==> flow/design.v <==
`timescale 1ns/100ps
module mult_stage( input clock, reset, start, nuke, 
		   input [63:0] product_in, mplier_in, mcand_in,
		   output logic done,
		   output logic [63:0] product_out, mplier_out, mcand_out
		  );
	logic [63:0] prod_in_reg, partial_prod_reg;
	logic [63:0] partial_product, next_mplier, next_mcand;
	assign product_out = prod_in_reg + partial_prod_reg;
	assign partial_product = mplier_in[7:0] * mcand_in;
	assign next_mplier = {8'b0,mplier_in[63:8]};
	assign next_mcand = {mcand_in[55:0],8'b0};
	always_ff @(posedge clock) begin
		prod_in_reg      <= product_in;
		partial_prod_reg <= partial_product;
		mplier_out       <= next_mplier;
		mcand_out        <= next_mcand;
	end
	always_ff @(posedge clock) begin
		if(reset)
			done <= 1'b0;
		else if(nuke)
			done <= 1'b0;
		else
			done <= start;
	end
endmodule
`timescale 1ns/100ps
module mult(	input clock, reset, nuke, 
		input [63:0] mcand, mplier,
		input start,
		output [63:0] product,
		output done
	   );
  	logic [63:0] mcand_out, mplier_out;
  	logic [(7*64)-1:0] internal_products, internal_mcands, internal_mpliers;
  	logic [6:0] internal_dones;
	mult_stage mstage [7:0]  (
		.clock(clock),
		.reset(reset),
		.nuke(nuke), 
		.product_in({internal_products,64'h0}),
		.mplier_in({internal_mpliers,mplier}),
		.mcand_in({internal_mcands,mcand}),
		.start({internal_dones,start}),
		.product_out({product,internal_products}),
		.mplier_out({mplier_out,internal_mpliers}),
		.mcand_out({mcand_out,internal_mcands}),
		.done({done,internal_dones})
	);
endmodule
Tool chain data of mult. What the tools print for mult, step after step. Line numbers count from 1 in the design file above. Cell names lack the library's common part. A cell with - has no value.

Top module: mult. Clock input: clock. Library: sky130hd. Timing corner: tt_025C_1v80.

After elaboration. Source: Yosys, flattened and elaborated, memories not mapped. Widths are those after wreduce. Registers that Yosys merges into a memory's read port (data or address) are not register bits. Print and check cells do not count. Equal cells are merged and count once.

For add/sub/neg operators the number is 7. Multipliers: 8. The entry for reduce/logical cells reads 1.

Operators by type and width (count): 8-bit by 64-bit multiplier with 64-bit output (1); 64-bit adder (7); 8-bit by 56-bit multiplier with 56-bit output (1); 8-bit by 48-bit multiplier with 48-bit output (1); 8-bit by 40-bit multiplier with 40-bit output (1); 8-bit by 32-bit multiplier with 32-bit output (1); 8-bit by 24-bit multiplier with 24-bit output (1); 8-bit by 16-bit multiplier with 16-bit output (1); 8-bit by 8-bit multiplier with 8-bit output (1); 2-bit OR reduction (1).

Register bits after elaboration: 1192. Input bits: 132. Output and inout port bits: 65. Word-level cells: 53.

Logic depth. Depth = most cells in a row (Yosys ltp): at word level without a register or memory, in the mapped netlist without a sequential cell, where the memories' decode and read muxes count.

For depth after elaboration the number is 1. The entry for ABC_AREA reads 1. Gate-level depth with buffers: 26. For depth with buffers taken out the number is 24.

After synthesis. Yosys stat after the flow's synthesis: flattened, memories mapped to cells. It holds for the ABC_AREA given above (unset counts as 0); a run with the other value may have another netlist. Totals and module areas in this step are rounded.

Cells by type (count): fa_1 (1447); dfxtp_1 (1192); nand2_1 (5005); inv_1 (4052); ha_1 (569); nor2_1 (714); nand3_1 (507); a21oi_1 (460); xor2_1 (245); o21ai_0 (186); nand4_1 (138); clkbuf_2 (172); clkbuf_1 (214); o21bai_1 (89); xnor2_1 (72); buf_4 (56); nor3_1 (67); nand3_2 (27).

Not listed: further types 29, cells in them 294.

The entry for mapped cells reads 15506. Under synthesis area stands 111000 µm². For area of sequential cells the number is 23900 µm². The entry for flip-flops reads 1192.

Path before layout. Path of least setup slack by OpenSTA after synthesis, without wires, with an ideal clock, recovery checks aside; 20% of the period is set as input and as output delay. Where synthesis merged equal registers, the netlist keeps one of their names.

Kind: input -> register. Start: input mplier[4]. End: register mstage[0].partial_prod_reg[61]. For clock period the number is 7.0 ns. The entry for external input delay reads 1.400 ns. The figure for library setup time is 0.112 ns. Under launch time at the first pin stands 1.400 ns. Arrival time: 5.406 ns. For data required time the number is 6.888 ns. The entry for path slack reads 1.482 ns. For delay of the path the number is 4.118 ns. For stages on the path the number is 23. The entry for synthesis period reached reads 5.518 ns.

"delay of the path" = arrival - input delay + setup time. "stages on the path": output pins that drive a net of the path, with the launching flip-flop's if there is one; two outputs of one cell count as two. "synthesis period reached" = period - worst setup slack (recovery checks aside). The figure is calculated, with input and output delays left at 20% of the set period. The rows between start and end are the longest chain of elaborated cells between them; the timing report does not say that the signal goes this way. Where chains are equally long, one stands for them. A line is the first line of the expression or statement that the cell stems from. Yosys adds cells for indexed reads and writes and turns some case tables into memories.

Cell sequence: clkbuf_1 > clkbuf_1 > buf_1 > nand2_1 > fa_1 > fa_1 > inv_1 > fa_1 > inv_1 > fa_1 > inv_1 > ha_1 > nand2_1 > nor2_1 > nand2_1 > nand3_2 > nand2_1 > nand2_2 > nand2_1 > nand2_2 > nand2_1 > nand3_1 > nand2_1. For length of the longest elaborated chain the number is 1. The figure for elaborated cells between the ends (all ways) is 1.

RTL lines, path post-synthesis: from (decl) (line 30) `input [63:0] mcand, mplier,`; 8-bit by 64-bit multiplier with 64-bit output (line 10); to (assign) (line 15); to (decl) (line 7) `logic [63:0] prod_in_reg, partial_prod_reg;`.

Path in the finished layout. Path of least setup slack in the final report of run A (OpenROAD, finished layout, wires in). Where an end is a register, its clock arrival counts in the times.

Kind: register -> register. Start: register mstage[1].mplier_out[5]. End: register mstage[2].partial_prod_reg[60]. For clock period the number is 5.6 ns. The figure for library setup time is 0.11 ns. Under launch time at the first pin stands 0.76 ns. Arrival time: 5.77 ns. For data required time the number is 6.21 ns. The entry for path slack reads 0.45 ns. For stages on the path the number is 20.

The rows between start and end are the longest chain of elaborated cells between them; the timing report does not say that the signal goes this way. Where chains are equally long, one stands for them.

Cell sequence: dfxtp_1 > buf_12 > nand2_1 > fa_1 > fa_1 > inv_1 > fa_1 > inv_1 > fa_1 > inv_1 > ha_1 > nand2_1 > inv_1 > nand3_1 > nor3_1 > nand2_1 > nand3_1 > nand2_1 > nand4_1 > nand2_1. For length of the longest elaborated chain the number is 1. The figure for elaborated cells between the ends (all ways) is 1.

RTL lines, path post-layout: from (decl) (line 5); from (assign) (line 16) `mplier_out <= next_mplier;`; 8-bit by 48-bit multiplier with 48-bit output (line 10); to (assign) (line 15); to (decl) (line 7) `logic [63:0] prod_in_reg, partial_prod_reg;`.

Data sheet: physical implementation of mult

Stored flow runs of mult (4 of them; Yosys, OpenROAD, sky130hd). They differ in their settings and are not a sequence. Constraints: input delay and output delay 20% of the set period each, output load 0.01 pF. "clock period reached" is the run's clock period less its worst setup slack. It is reckoned from that one timing run; input and output delays stay at 20% of the period that was set. "critical path time": the worst setup path's part of the clock period (all of it between registers, 20% less for each end at a port) less its slack. A launch clock that arrives late makes it longer, a capture clock that arrives late makes it shorter. "total power of the final layout" is the tool's figure for a default switching activity; nothing was simulated. The results are shown rounded.

Files of run A:
==> flow/run.sh <==
#!/bin/bash
# the make line also repeats the synthesis and layout settings of config.mk as NAME=value (left out here)
make -C /OpenROAD-flow-scripts/flow DESIGN_CONFIG=/design/flow/config.mk WORK_HOME=/design/flow/orfs CLKGATE_MAP_FILE= finish
==> flow/config.mk <==
export PLATFORM = sky130hd
export DESIGN_NAME = mult
export DESIGN_NICKNAME = mult
export VERILOG_FILES = /design/flow/design.v
export SDC_FILE = /design/flow/constraint.sdc
export NUM_CORES = 4
export LEC_CHECK = 0
export ABC_AREA = 1
export CAP_MARGIN = 20
export CELL_PAD_IN_SITES_DETAIL_PLACEMENT = 0
export CORE_MARGIN = 8
export CORE_UTILIZATION = 56
export CTS_CLUSTER_DIAMETER = 285
export CTS_CLUSTER_SIZE = 61
export GPL_TIMING_DRIVEN = 1
export MAX_ROUTING_LAYER = met4
export MIN_ROUTING_LAYER = met1
export PLACE_DENSITY = 0.89
export SETUP_SLACK_MARGIN = -0.33
export SLEW_MARGIN = 20
export TNS_END_PERCENT = 85
==> flow/constraint.sdc <==
create_clock -name core_clock -period 5.6 [get_ports {clock}]
set_input_delay 1.1200 -clock core_clock [delete_from_list [all_inputs] [get_ports {clock}]]
set_output_delay 1.1200 -clock core_clock [all_outputs]
set_load 0.01 [all_outputs]

Results of run A. For the total negative slack on setup checks the run shows 0.000 ns. The total power of the final layout reads 77800 µW. The worst setup slack after layout reads 0.449 ns. For the critical path time the run shows 5.15 ns. Worst setup path kind: register -> register. The die outline area comes to 213000 µm². The clock period reached reads 5.151 ns. The utilization of the finished layout comes to 60.2 %. The standard-cell area of the final layout is 119000 µm². The netlist area reported by Yosys stands at 111000 µm². The worst-case hold slack is 0.311 ns.

Files of run B:
==> flow/run.sh <==
#!/bin/bash
# the make line also repeats the synthesis and layout settings of config.mk as NAME=value (left out here)
make -C /OpenROAD-flow-scripts/flow DESIGN_CONFIG=/design/flow/config.mk WORK_HOME=/design/flow/orfs CLKGATE_MAP_FILE= finish
==> flow/config.mk <==
export PLATFORM = sky130hd
export DESIGN_NAME = mult
export DESIGN_NICKNAME = mult
export VERILOG_FILES = /design/flow/design.v
export SDC_FILE = /design/flow/constraint.sdc
export NUM_CORES = 4
export LEC_CHECK = 0
export CAP_MARGIN = 20
export CORE_MARGIN = 2
export CORE_UTILIZATION = 29
export CTS_CLUSTER_SIZE = 42
export PLACE_DENSITY = 0.71
export SLEW_MARGIN = 20
==> flow/constraint.sdc <==
create_clock -name core_clock -period 3.9 [get_ports {clock}]
set_input_delay 0.7800 -clock core_clock [delete_from_list [all_inputs] [get_ports {clock}]]
set_output_delay 0.7800 -clock core_clock [all_outputs]
set_load 0.01 [all_outputs]

Results of run B. For the total negative slack on setup checks the run shows -167 ns. The total power of the final layout reads 111000 µW. The worst setup slack after layout reads -1.54 ns. For the critical path time the run shows 5.44 ns. Worst setup path kind: register -> register. The die outline area comes to 329000 µm². The clock period reached reads 5.444 ns. The utilization of the finished layout comes to 36.9 %. The standard-cell area of the final layout is 119000 µm². The netlist area reported by Yosys stands at 94200 µm². The worst-case hold slack is 0.254 ns.

Files of run C:
==> flow/run.sh <==
#!/bin/bash
# the make line also repeats the synthesis and layout settings of config.mk as NAME=value (left out here)
make -C /OpenROAD-flow-scripts/flow DESIGN_CONFIG=/design/flow/config.mk WORK_HOME=/design/flow/orfs CLKGATE_MAP_FILE= finish
==> flow/config.mk <==
export PLATFORM = sky130hd
export DESIGN_NAME = mult
export DESIGN_NICKNAME = mult
export VERILOG_FILES = /design/flow/design.v
export SDC_FILE = /design/flow/constraint.sdc
export NUM_CORES = 4
export LEC_CHECK = 0
export ABC_AREA = 0
export CAP_MARGIN = 0
export CELL_PAD_IN_SITES_DETAIL_PLACEMENT = 1
export CELL_PAD_IN_SITES_GLOBAL_PLACEMENT = 2
export CORE_ASPECT_RATIO = 0.54
export CORE_MARGIN = 7
export CORE_UTILIZATION = 18
export CTS_CLUSTER_DIAMETER = 50
export CTS_CLUSTER_SIZE = 19
export GPL_ROUTABILITY_DRIVEN = 1
export GPL_TIMING_DRIVEN = 0
export HOLD_SLACK_MARGIN = 0.23
export MIN_ROUTING_LAYER = met2
export PLACE_DENSITY_LB_ADDON = 0.01
export SETUP_SLACK_MARGIN = 0.16
export SLEW_MARGIN = 20
export TNS_END_PERCENT = 80
==> flow/constraint.sdc <==
create_clock -name core_clock -period 10.3 [get_ports {clock}]
set_input_delay 2.0600 -clock core_clock [delete_from_list [all_inputs] [get_ports {clock}]]
set_output_delay 2.0600 -clock core_clock [all_outputs]
set_load 0.01 [all_outputs]

Results of run C. For the total negative slack on setup checks the run shows 0.000 ns. The total power of the final layout reads 43600 µW. The worst setup slack after layout reads 0.103 ns. For the critical path time the run shows 8.14 ns. Worst setup path kind: input -> register. The die outline area comes to 545000 µm². The clock period reached reads 10.197 ns. The utilization of the finished layout comes to 21.8 %. The standard-cell area of the final layout is 113000 µm². The netlist area reported by Yosys stands at 94200 µm². The worst-case hold slack is 0.318 ns.

Files of run D:
==> flow/run.sh <==
#!/bin/bash
# the make line also repeats the synthesis and layout settings of config.mk as NAME=value (left out here)
make -C /OpenROAD-flow-scripts/flow DESIGN_CONFIG=/design/flow/config.mk WORK_HOME=/design/flow/orfs CLKGATE_MAP_FILE= finish
==> flow/config.mk <==
export PLATFORM = sky130hd
export DESIGN_NAME = mult
export DESIGN_NICKNAME = mult
export VERILOG_FILES = /design/flow/design.v
export SDC_FILE = /design/flow/constraint.sdc
export NUM_CORES = 4
export LEC_CHECK = 0
export CAP_MARGIN = 0
export CELL_PAD_IN_SITES_DETAIL_PLACEMENT = 1
export CORE_ASPECT_RATIO = 1.1
export CORE_MARGIN = 2
export CORE_UTILIZATION = 48
export CTS_CLUSTER_DIAMETER = 253
export CTS_CLUSTER_SIZE = 78
export GPL_TIMING_DRIVEN = 1
export MAX_ROUTING_LAYER = met4
export MIN_ROUTING_LAYER = met1
export PLACE_DENSITY_LB_ADDON = 0.06
export SETUP_SLACK_MARGIN = -0.32
export SLEW_MARGIN = 40
==> flow/constraint.sdc <==
create_clock -name core_clock -period 6.69 [get_ports {clock}]
set_input_delay 1.3380 -clock core_clock [delete_from_list [all_inputs] [get_ports {clock}]]
set_output_delay 1.3380 -clock core_clock [all_outputs]
set_load 0.01 [all_outputs]

Results of run D. For the total negative slack on setup checks the run shows -0.182 ns. The total power of the final layout reads 49100 µW. The worst setup slack after layout reads -0.084 ns. For the critical path time the run shows 5.44 ns. Worst setup path kind: input -> register. The die outline area comes to 200000 µm². The clock period reached reads 6.774 ns. The utilization of the finished layout comes to 51.9 %. The standard-cell area of the final layout is 101000 µm². The netlist area reported by Yosys stands at 94200 µm². The worst-case hold slack is 0.319 ns.
